==> flow/design.v <==
module alu (
    input               i_clk,
    input               i_rst_n,
    input               i_valid,
    input signed [11:0] i_data_a,
    input signed [11:0] i_data_b,
    input        [2:0]  i_inst,
    output              o_valid,
    output       [11:0] o_data,
    output              o_overflow
);
reg  [11:0] o_data_w, o_data_r;
reg         o_valid_w, o_valid_r;
reg         o_overflow_w, o_overflow_r;
reg  [19:0] data_old;
reg         overflow_old;
wire [12:0] data_add, data_sub, data_mean;
wire [23:0] data_mul;
wire [19:0] data_mul_round;
wire [20:0] data_mac;
wire [11:0] data_a_abs, data_b_abs;
assign o_valid = o_valid_r;
assign o_data = o_data_r;
assign o_overflow = o_overflow_r;
assign data_add = {i_data_a[11], i_data_a} + {i_data_b[11], i_data_b};
assign data_sub = {i_data_a[11], i_data_a} - {i_data_b[11], i_data_b};
assign data_mul = {{12{i_data_a[11]}}, i_data_a} * {{12{i_data_b[11]}}, i_data_b};
assign data_mul_round = {data_mul[23], data_mul[23:5]} + {19'd0, data_mul[4]};
assign data_mac = {data_mul_round[19], data_mul_round} + {data_old[19], data_old};
assign data_mean = data_add >> 1;
assign data_a_abs = i_data_a[11]? ~(i_data_a)+12'd1: i_data_a;
assign data_b_abs = i_data_b[11]? ~(i_data_b)+12'd1: i_data_b;
always@(*) begin
  o_data_w = 12'd0;
  o_valid_w = i_valid;
  o_overflow_w = 1'b0;
  case(i_inst)
    3'b000: begin  
      o_overflow_w = ^data_add[12:11];
      o_data_w = data_add[11:0];
    end
    3'b001: begin  
      o_overflow_w = ^data_sub[12:11];
      o_data_w = data_sub[11:0];
    end
    3'b010: begin  
      o_data_w = data_mul_round[11:0];
      o_overflow_w = ~(data_mul_round[19:11] == 9'b1_1111_1111 | data_mul_round[19:11] == 9'b0_0000_0000);
    end
    3'b011: begin  
      o_data_w = data_mac[11:0]; 
      o_overflow_w = ~(data_mac[20:11] == 10'b11_1111_1111 | data_mac[20:11] == 10'b00_0000_0000) | overflow_old;
    end
    3'b100: begin  
      o_data_w = ~(i_data_a ^ i_data_b);
    end
    3'b101: begin  
      o_data_w = ~i_data_a[11]? i_data_a: 12'd0;
    end
    3'b110: begin  
      o_data_w = data_mean[11:0];
    end
    3'b111: begin  
      o_data_w = (data_a_abs >= data_b_abs)? data_a_abs: data_b_abs;
    end
  endcase
end
always@(posedge i_clk or negedge i_rst_n) begin
  if(~i_rst_n) begin
    o_data_r <= 12'd0;
    o_overflow_r <= 1'b0;
    o_valid_r <= 1'b0;
  end 
  else begin
    o_data_r <= o_data_w;
    o_overflow_r <= o_overflow_w;
    o_valid_r <= o_valid_w;
  end
end
always@(posedge i_clk or negedge i_rst_n) begin
  if(~i_rst_n) begin
    data_old <= 20'd0;
    overflow_old <= 1'b0;
  end
  else if(i_valid) begin
    if(i_inst == 3'b011)begin
      data_old <= {{8{o_data_w[11]}}, o_data_w};
      overflow_old <= o_overflow_w;
    end
    else begin
      data_old <= 20'd0;
      overflow_old <= 1'b0;
    end
  end
end
endmodule
# Step by step through the tools: alu
# Tool output for the design above before and after an edit, in the order of the flow.
# "orig" refers to lines of the RTL above, "edited" to lines of the edited file.
# "delta" is "edited" less "orig", of the values as shown; "rel_change_pct" is that difference over "orig", in percent.
# Cell names lack the library's common part.
# Not given: --
[design]
top = "alu"
clock = "i_clk"
cell_library = "sky130hd"
pvt_corner = "tt_025C_1v80"

# The edit
# Unified diff, file above to edited file.
# The edit is scripted: it alters the design's behaviour and was not made to optimise anything.
# begin of diff
@@ -23,5 +23,5 @@
 assign o_data = o_data_r;
 assign o_overflow = o_overflow_r;
-assign data_add = {i_data_a[11], i_data_a} + {i_data_b[11], i_data_b};
+assign data_add = {i_data_a[11], i_data_a} - {i_data_b[11], i_data_b};
 assign data_sub = {i_data_a[11], i_data_a} - {i_data_b[11], i_data_b};
 assign data_mul = {{12{i_data_a[11]}}, i_data_a} * {{12{i_data_b[11]}}, i_data_b};
# end of diff

# Word level
# Yosys after proc, flatten, opt, wreduce and memory -nomap, before mapping. Memory bits, and registers merged into a memory's read port (data or address), are not among the register bits. Print and check cells are not counted. Equal cells are merged and count once.
[bits]
columns = ["item", "orig", "edited", "delta", "rel_change_pct"]
rows = [
  ["reg_bits", 35, 35, 0, 0.00],
  ["in_bits", 30, 30, 0, 0.00],
  ["output_inout_bits", 14, 14, 0, 0.00],
  ["wordCells", 45, 44, -1, -2.22],
]
[op_classes]
columns = ["item", "orig", "edited", "delta", "rel_change_pct"]
rows = [
  ["addsub", 6, 5, -1, -16.67],
  ["multipliers", 1, 1, 0, 0.00],
  ["compare", 1, 1, 0, 0.00],
  ["eq_ne", 9, 9, 0, 0.00],
  ["mux", 8, 8, 0, 0.00],
  ["n_logic", 9, 9, 0, 0.00],
  ["n_reduce_logical", 6, 6, 0, 0.00],
]
[ops]
columns = ["operator", "orig", "edited", "delta", "rel_change_pct"]
rows = [
  ["parity 2 bit", 2, 1, -1, -50.00],
  ["adder 12 x 12 -> 13 bit", 1, 0, -1, -100.00],
  ["case mux 1 bit (select 5 bit)", 1, 0, -1, -100.00],
  ["case mux 12 bit (select 8 bit)", 1, 0, -1, -100.00],
  ["case mux 1 bit (select 4 bit)", 0, 1, 1, "--"],
  ["case mux 12 bit (select 7 bit)", 0, 1, 1, "--"],
  ["OR reduction 2 bit", 0, 1, 1, "--"],
  ["equality test 3 bit with constant B", 4, 4, 0, 0.00],
  ["two-way mux 12 bit", 3, 3, 0, 0.00],
  ["NOT 12 bit", 3, 3, 0, 0.00],
  ["bitwise OR 1 bit", 3, 3, 0, 0.00],
  ["adder 12 x 1 -> 12 bit with constant B", 2, 2, 0, 0.00],
  ["equality test 3 x 2 -> 1 bit with constant B", 2, 2, 0, 0.00],
  ["NOT 1 bit", 2, 2, 0, 0.00],
  ["adder 19 x 2 -> 20 bit", 1, 1, 0, 0.00],
  ["adder 20 x 20 -> 21 bit", 1, 1, 0, 0.00],
  ["equality test 10 bit with constant B", 1, 1, 0, 0.00],
  ["equality test 3 x 1 -> 1 bit with constant B", 1, 1, 0, 0.00],
  ["equality test 9 bit with constant B", 1, 1, 0, 0.00],
  ["greater-or-equal comparator 12 bit", 1, 1, 0, 0.00],
  ["logical NOT 10 bit", 1, 1, 0, 0.00],
  ["logical NOT 3 bit", 1, 1, 0, 0.00],
  ["logical NOT 9 bit", 1, 1, 0, 0.00],
  ["multiplier 12 x 12 -> 24 bit", 1, 1, 0, 0.00],
  ["two-way mux 1 bit", 1, 1, 0, 0.00],
  ["two-way mux 11 bit", 1, 1, 0, 0.00],
  ["two-way mux 20 bit", 1, 1, 0, 0.00],
  ["OR reduction 4 bit", 1, 1, 0, 0.00],
]
# The list need not be complete.

# Logic depth
# Depth = most cells in a row (Yosys ltp): at word level without a register or memory, in the mapped netlist without a sequential cell, where the memories' decode and read muxes count.
[depth]
columns = ["item", "orig", "edited", "delta", "rel_change_pct"]
rows = [
  ["word_depth", 9, 9, 0, 0.00],
  ["abc_area", "0", "0", "--", "--"],
  ["depth_mapped", 34, 37, 3, 8.82],
  ["mapped_depth_nobuf", 33, 35, 2, 6.06],
]

# Netlist
# Yosys stat after the flow's synthesis: flattened, memories mapped to cells. It holds for the ABC_AREA given above (unset counts as 0); a run with the other value may have another netlist.
[by_type]
columns = ["cell_type", "orig", "edited", "delta", "rel_change_pct"]
rows = [
  ["nor2_1", 86, 73, -13, -15.12],
  ["nor3_1", 30, 17, -13, -43.33],
  ["and2_1", 34, 23, -11, -32.35],
  ["or3_1", 13, 4, -9, -69.23],
  ["a21oi_1", 72, 64, -8, -11.11],
  ["o21ai_0", 40, 48, 8, 20.00],
  ["nand3_1", 28, 20, -8, -28.57],
  ["o211ai_1", 14, 8, -6, -42.86],
  ["inv_1", 217, 222, 5, 2.30],
  ["a21o_1", 16, 21, 5, 31.25],
  ["mux2_2", 9, 4, -5, -55.56],
  ["xnor2_1", 58, 54, -4, -6.90],
  ["o21a_1", 11, 7, -4, -36.36],
  ["a221o_1", 4, 0, -4, -100.00],
  ["clkbuf_1", 51, 48, -3, -5.88],
  ["xor2_1", 27, 24, -3, -11.11],
  ["nand2b_1", 20, 17, -3, -15.00],
  ["a211oi_1", 10, 13, 3, 30.00],
]
# The list need not be complete.
[mapped]
columns = ["item", "orig", "edited", "delta", "rel_change_pct"]
rows = [
  ["mapped_cells", 1312, 1244, -68, -5.18],
  ["synth_area_um2", 10472.5, 10073.4, -399.1, -3.81],
  ["sequential_area_um2", 675.6, 675.6, 0.0, 0.00],
  ["flip_flops", 27, 27, 0, 0.00],
  ["buffers", 54, 51, -3, -5.56],
]

# Path before layout
# Source: OpenSTA report_checks on the synthesized netlist (no wires, ideal clock, input and output delay 20% of the period each), path of least setup slack; recovery checks are left aside. Register names are those of the netlist, which keeps one name where synthesis merged equal registers.
[synth_path]
columns = ["item", "orig", "edited", "delta", "rel_change_pct"]
rows = [
  ["path_kind", "input port to flip-flop", "input port to flip-flop", "--", "--"],
  ["from", "input port i_data_a[11]", "input port i_data_a[11]", "--", "--"],
  ["to", "register overflow_old", "register o_overflow_r", "--", "--"],
  ["tclk_ps", 10000, 10000, 0, 0.00],
  ["input_delay_ps", 2000, 2000, 0, 0.00],
  ["setup_ps", 144, 134, -10, "--"],
  ["t_first_pin_ps", 2000, 2000, 0, 0.00],
  ["arrival_ps", 9843, 9438, -405, -4.11],
  ["required_ps", 9856, 9866, 10, 0.10],
  ["setup_slack_ps", 13, 428, 415, "--"],
  ["delay_ps", 7987, 7572, -415, -5.20],
  ["stages", 33, 33, 0, 0.00],
  ["path_buffers", 3, 3, 0, 0.00],
  ["period_less_setup_slack_ps", 9987, 9572, -415, -4.16],
]
# "delay_ps" = arrival - input delay + setup time.
# "stages" counts driving pins, that of a launching flip-flop among them; a cell with two outputs on the path counts twice.
# "period_less_setup_slack_ps" is the clock period less the worst setup slack; recovery checks do not enter. This is arithmetic on one report: input and output delays are still those of the set period (20% each).
# The rows between start and end are the longest chain of elaborated cells between them; the timing report does not say that the signal goes this way. Where chains are equally long, one stands for them.
# A line is the first line of the expression or statement that the cell stems from. Yosys adds cells for indexed reads and writes and turns some case tables into memories.
# At most two assigning lines are given for a register; there are more.
[synth_between_orig]
path_cell_list = "clkbuf_1 -> clkbuf_1 -> nand2_1 -> inv_1 -> fa_1 -> ha_1 -> inv_1 -> fa_1 -> inv_1 -> fa_1 -> inv_1 -> fa_1 -> inv_1 -> ha_1 -> a21o_1 -> nor3_1 -> nand3_1 -> a221o_1 -> nor4b_4 -> and4_1 -> nor2_1 -> ha_1 -> clkbuf_1 -> and2_1 -> o311ai_0 -> a21oi_1 -> a41o_1 -> a21o_1 -> nand2_1 -> a31o_2 -> or4_1 -> nor3b_1 -> o32ai_1"
elab_chain_len = 9
cone_cells = 18
cone_lines = 11
cone_classes = "4 x add/sub; 1 x mul; 2 x eq/ne; 2 x mux; 5 x logic; 4 x reduce/logical"
[synth_lines_orig]
columns = ["item", "line", "rtl"]
rows = [
  ["start, declared", 5, "input signed [11:0] i_data_a,"],
  ["multiplier 12 x 12 -> 24 bit", 27, "assign data_mul = {{12{i_data_a[11]}}, i_data_a} * {{12{i_data_b[11]}}, i_data_b};"],
  ["adder 19 x 2 -> 20 bit", 28, "assign data_mul_round = {data_mul[23], data_mul[23:5]} + {19'd0, data_mul[4]};"],
  ["adder 20 x 20 -> 21 bit", 29, "assign data_mac = {data_mul_round[19], data_mul_round} + {data_old[19], data_old};"],
  ["equality test 10 bit", 52, "o_overflow_w = ~(data_mac[20:11] == 10'b11_1111_1111 | data_mac[20:11] == 10'b00_0000_0000) | overflow_old;"],
  ["bitwise OR 1 bit", 52, ""],
  ["NOT 1 bit", 52, ""],
  ["bitwise OR 1 bit", 52, ""],
  ["case mux 1 bit (select 5 bit)", 37, "case(i_inst)"],
  ["two-way mux 1 bit", 86, "if(i_inst == 3'b011)begin"],
  ["end, assigned", 83, "overflow_old <= 1'b0;"],
  ["end, assigned", 88, "overflow_old <= o_overflow_w;"],
  ["end, declared", 16, "reg         overflow_old;"],
]
[synth_between_edited]
path_cell_list = "clkbuf_1 -> clkbuf_1 -> buf_1 -> nand2_1 -> inv_1 -> fa_1 -> ha_1 -> inv_1 -> fa_1 -> inv_1 -> fa_1 -> inv_1 -> fa_1 -> inv_1 -> ha_1 -> nand2_1 -> nor2_1 -> a21boi_0 -> nor2_1 -> a211oi_1 -> nand2_1 -> nor3_2 -> xor2_1 -> ha_1 -> or2_2 -> o31a_1 -> o21ai_0 -> mux2i_1 -> nand4_1 -> nor3_1 -> a211oi_1 -> o21ai_0 -> o211ai_2"
elab_chain_len = 8
cone_cells = 15
cone_classes = "3 x add/sub; 1 x mul; 2 x eq/ne; 1 x mux; 5 x logic; 3 x reduce/logical"
[synth_lines_edited]
columns = ["item", "line", "rtl"]
rows = [
  ["start, declared", 5, "input signed [11:0] i_data_a,"],
  ["multiplier 12 x 12 -> 24 bit", 27, "assign data_mul = {{12{i_data_a[11]}}, i_data_a} * {{12{i_data_b[11]}}, i_data_b};"],
  ["adder 19 x 2 -> 20 bit", 28, "assign data_mul_round = {data_mul[23], data_mul[23:5]} + {19'd0, data_mul[4]};"],
  ["adder 20 x 20 -> 21 bit", 29, "assign data_mac = {data_mul_round[19], data_mul_round} + {data_old[19], data_old};"],
  ["equality test 10 bit", 52, "o_overflow_w = ~(data_mac[20:11] == 10'b11_1111_1111 | data_mac[20:11] == 10'b00_0000_0000) | overflow_old;"],
  ["bitwise OR 1 bit", 52, ""],
  ["NOT 1 bit", 52, ""],
  ["bitwise OR 1 bit", 52, ""],
  ["case mux 1 bit (select 4 bit)", 37, "case(i_inst)"],
  ["end, assigned", 71, "o_overflow_r <= 1'b0;"],
  ["end, assigned", 76, "o_overflow_r <= o_overflow_w;"],
  ["end, declared", 14, "reg         o_overflow_w, o_overflow_r;"],
]

# Timing after layout
# From the final timing report of the runs of set A: the path of least setup slack in the routed layout; clock arrival at registers is part of the times.
# The path's times are printed in steps of 10 ps; the period is the one set.
[layout_path]
columns = ["item", "orig", "edited", "delta", "rel_change_pct"]
rows = [
  ["path_kind", "input port to flip-flop", "input port to flip-flop", "--", "--"],
  ["from", "input port i_data_b[1]", "input port i_data_b[0]", "--", "--"],
  ["to", "register overflow_old", "register o_overflow_r", "--", "--"],
  ["tclk_ps", 10000, 10000, 0, 0.00],
  ["input_delay_ps", 2000, 2000, 0, 0.00],
  ["setup_ps", 160, 120, -40, "--"],
  ["t_first_pin_ps", 2000, 2000, 0, 0.00],
  ["arrival_ps", 9810, 9730, -80, -0.82],
  ["required_ps", 10110, 10140, 30, 0.30],
  ["setup_slack_ps", 300, 410, 110, "--"],
  ["stages", 31, 33, 2, 6.45],
  ["path_buffers", 3, 2, -1, -33.33],
]
# The rows between start and end are the longest chain of elaborated cells between them; the timing report does not say that the signal goes this way. Where chains are equally long, one stands for them.
# At most two assigning lines are given for a register; there are more.
[layout_between_orig]
path_cell_list = "clkdlybuf4s50_1 -> buf_4 -> and2_1 -> fa_1 -> ha_1 -> fa_1 -> ha_1 -> inv_1 -> fa_1 -> inv_1 -> ha_1 -> a211oi_2 -> buf_4 -> o31a_1 -> xnor2_2 -> nand4_1 -> nor3_2 -> nand2_1 -> xnor2_1 -> ha_1 -> and3_4 -> and2_1 -> o311ai_0 -> a21oi_1 -> a41o_1 -> a21o_1 -> nand2_1 -> a31o_2 -> or4_4 -> nor3b_2 -> o32ai_1"
elab_chain_len = 9
cone_cells = 18
cone_lines = 11
cone_classes = "4 x add/sub; 1 x mul; 2 x eq/ne; 2 x mux; 5 x logic; 4 x reduce/logical"
[layout_lines_orig]
columns = ["item", "line", "rtl"]
rows = [
  ["start, declared", 6, "input signed [11:0] i_data_b,"],
  ["multiplier 12 x 12 -> 24 bit", 27, "assign data_mul = {{12{i_data_a[11]}}, i_data_a} * {{12{i_data_b[11]}}, i_data_b};"],
  ["adder 19 x 2 -> 20 bit", 28, "assign data_mul_round = {data_mul[23], data_mul[23:5]} + {19'd0, data_mul[4]};"],
  ["adder 20 x 20 -> 21 bit", 29, "assign data_mac = {data_mul_round[19], data_mul_round} + {data_old[19], data_old};"],
  ["equality test 10 bit", 52, "o_overflow_w = ~(data_mac[20:11] == 10'b11_1111_1111 | data_mac[20:11] == 10'b00_0000_0000) | overflow_old;"],
  ["bitwise OR 1 bit", 52, ""],
  ["NOT 1 bit", 52, ""],
  ["bitwise OR 1 bit", 52, ""],
  ["case mux 1 bit (select 5 bit)", 37, "case(i_inst)"],
  ["two-way mux 1 bit", 86, "if(i_inst == 3'b011)begin"],
  ["end, assigned", 83, "overflow_old <= 1'b0;"],
  ["end, assigned", 88, "overflow_old <= o_overflow_w;"],
  ["end, declared", 16, "reg         overflow_old;"],
]
[layout_between_edited]
path_cell_list = "clkdlybuf4s50_1 -> buf_6 -> inv_1 -> nor2_1 -> fa_1 -> ha_1 -> inv_1 -> fa_1 -> inv_1 -> fa_1 -> inv_1 -> fa_1 -> inv_1 -> ha_1 -> o21a_1 -> o31a_1 -> nor4_2 -> a2111oi_4 -> nor4_4 -> nor2b_1 -> xor2_1 -> ha_1 -> a21o_1 -> a21oi_2 -> o21a_1 -> or2_2 -> o2111a_1 -> a311oi_2 -> nand4_1 -> nor2b_1 -> a211oi_2 -> o21ai_0 -> o211ai_2"
elab_chain_len = 8
cone_cells = 15
cone_classes = "3 x add/sub; 1 x mul; 2 x eq/ne; 1 x mux; 5 x logic; 3 x reduce/logical"
[layout_lines_edited]
columns = ["item", "line", "rtl"]
rows = [
  ["start, declared", 6, "input signed [11:0] i_data_b,"],
  ["multiplier 12 x 12 -> 24 bit", 27, "assign data_mul = {{12{i_data_a[11]}}, i_data_a} * {{12{i_data_b[11]}}, i_data_b};"],
  ["adder 19 x 2 -> 20 bit", 28, "assign data_mul_round = {data_mul[23], data_mul[23:5]} + {19'd0, data_mul[4]};"],
  ["adder 20 x 20 -> 21 bit", 29, "assign data_mac = {data_mul_round[19], data_mul_round} + {data_old[19], data_old};"],
  ["equality test 10 bit", 52, "o_overflow_w = ~(data_mac[20:11] == 10'b11_1111_1111 | data_mac[20:11] == 10'b00_0000_0000) | overflow_old;"],
  ["bitwise OR 1 bit", 52, ""],
  ["NOT 1 bit", 52, ""],
  ["bitwise OR 1 bit", 52, ""],
  ["case mux 1 bit (select 4 bit)", 37, "case(i_inst)"],
  ["end, assigned", 71, "o_overflow_r <= 1'b0;"],
  ["end, assigned", 76, "o_overflow_r <= o_overflow_w;"],
  ["end, declared", 14, "reg         o_overflow_w, o_overflow_r;"],
]

# Measured runs
# Runs of the flow (Yosys, OpenROAD) on both versions; the two runs of a pair have the same settings. The constraints put input and output delay at 20% of the set period each and load the outputs with 0.01 pF.
[flow_settings_set_A]
CORE_UTILIZATION = 40
period_ns = 10.0
CAP_MARGIN = 20
CORE_MARGIN = 2
SLEW_MARGIN = 20
[results_set_A]
columns = ["item", "orig", "edited", "delta", "rel_change_pct"]
rows = [
  ["synthesis_area_um2", 10472.5, 10073.4, -399.1, -3.81],
  ["die_um2", 27491.3, 26469.7, -1021.6, -3.72],
  ["cell_area_final_um2", 12991.2, 11646.2, -1345.0, -10.35],
  ["finish.utilization_pct", 50.1, 46.7, -3.4, "--"],
  ["ws_setup_ps", 302, 412, 110, "--"],
  ["final_setup_tns_ps", 0, 0, 0, "--"],
  ["fin_hold_ws_ps", 523, 522, -1, "--"],
  ["period_reached_ps", 9698, 9588, -110, -1.13],
]
[flow_settings_set_B]
ABC_AREA = 1
CAP_MARGIN = 15
CELL_PAD_IN_SITES_DETAIL_PLACEMENT = 0
CORE_ASPECT_RATIO = 0.96
CORE_MARGIN = 7
CORE_UTILIZATION = 21
CTS_CLUSTER_DIAMETER = 94
GPL_ROUTABILITY_DRIVEN = 0
GPL_TIMING_DRIVEN = 1
MAX_ROUTING_LAYER = "met5"
MIN_ROUTING_LAYER = "met1"
PLACE_DENSITY_LB_ADDON = 0.04
SETUP_SLACK_MARGIN = 1.43
period_ns = 11.2
SLEW_MARGIN = 20
[results_set_B]
columns = ["item", "orig", "edited", "delta", "rel_change_pct"]
rows = [
  ["synthesis_area_um2", 11323.4, 10669.0, -654.4, -5.78],
  ["die_um2", 60619.1, 57312.7, -3306.4, -5.45],
  ["cell_area_final_um2", 13170.1, 12513.3, -656.8, -4.99],
  ["finish.utilization_pct", 24.7, 25.1, 0.4, "--"],
  ["ws_setup_ps", 1868, 1920, 52, "--"],
  ["final_setup_tns_ps", 0, 0, 0, "--"],
  ["fin_hold_ws_ps", 501, 501, 0, "--"],
  ["period_reached_ps", 9332, 9280, -52, -0.56],
]
# "period_reached_ps" is the run's clock period less its worst setup slack. It is reckoned from that one timing run; input and output delays stay at 20% of the period that was set.
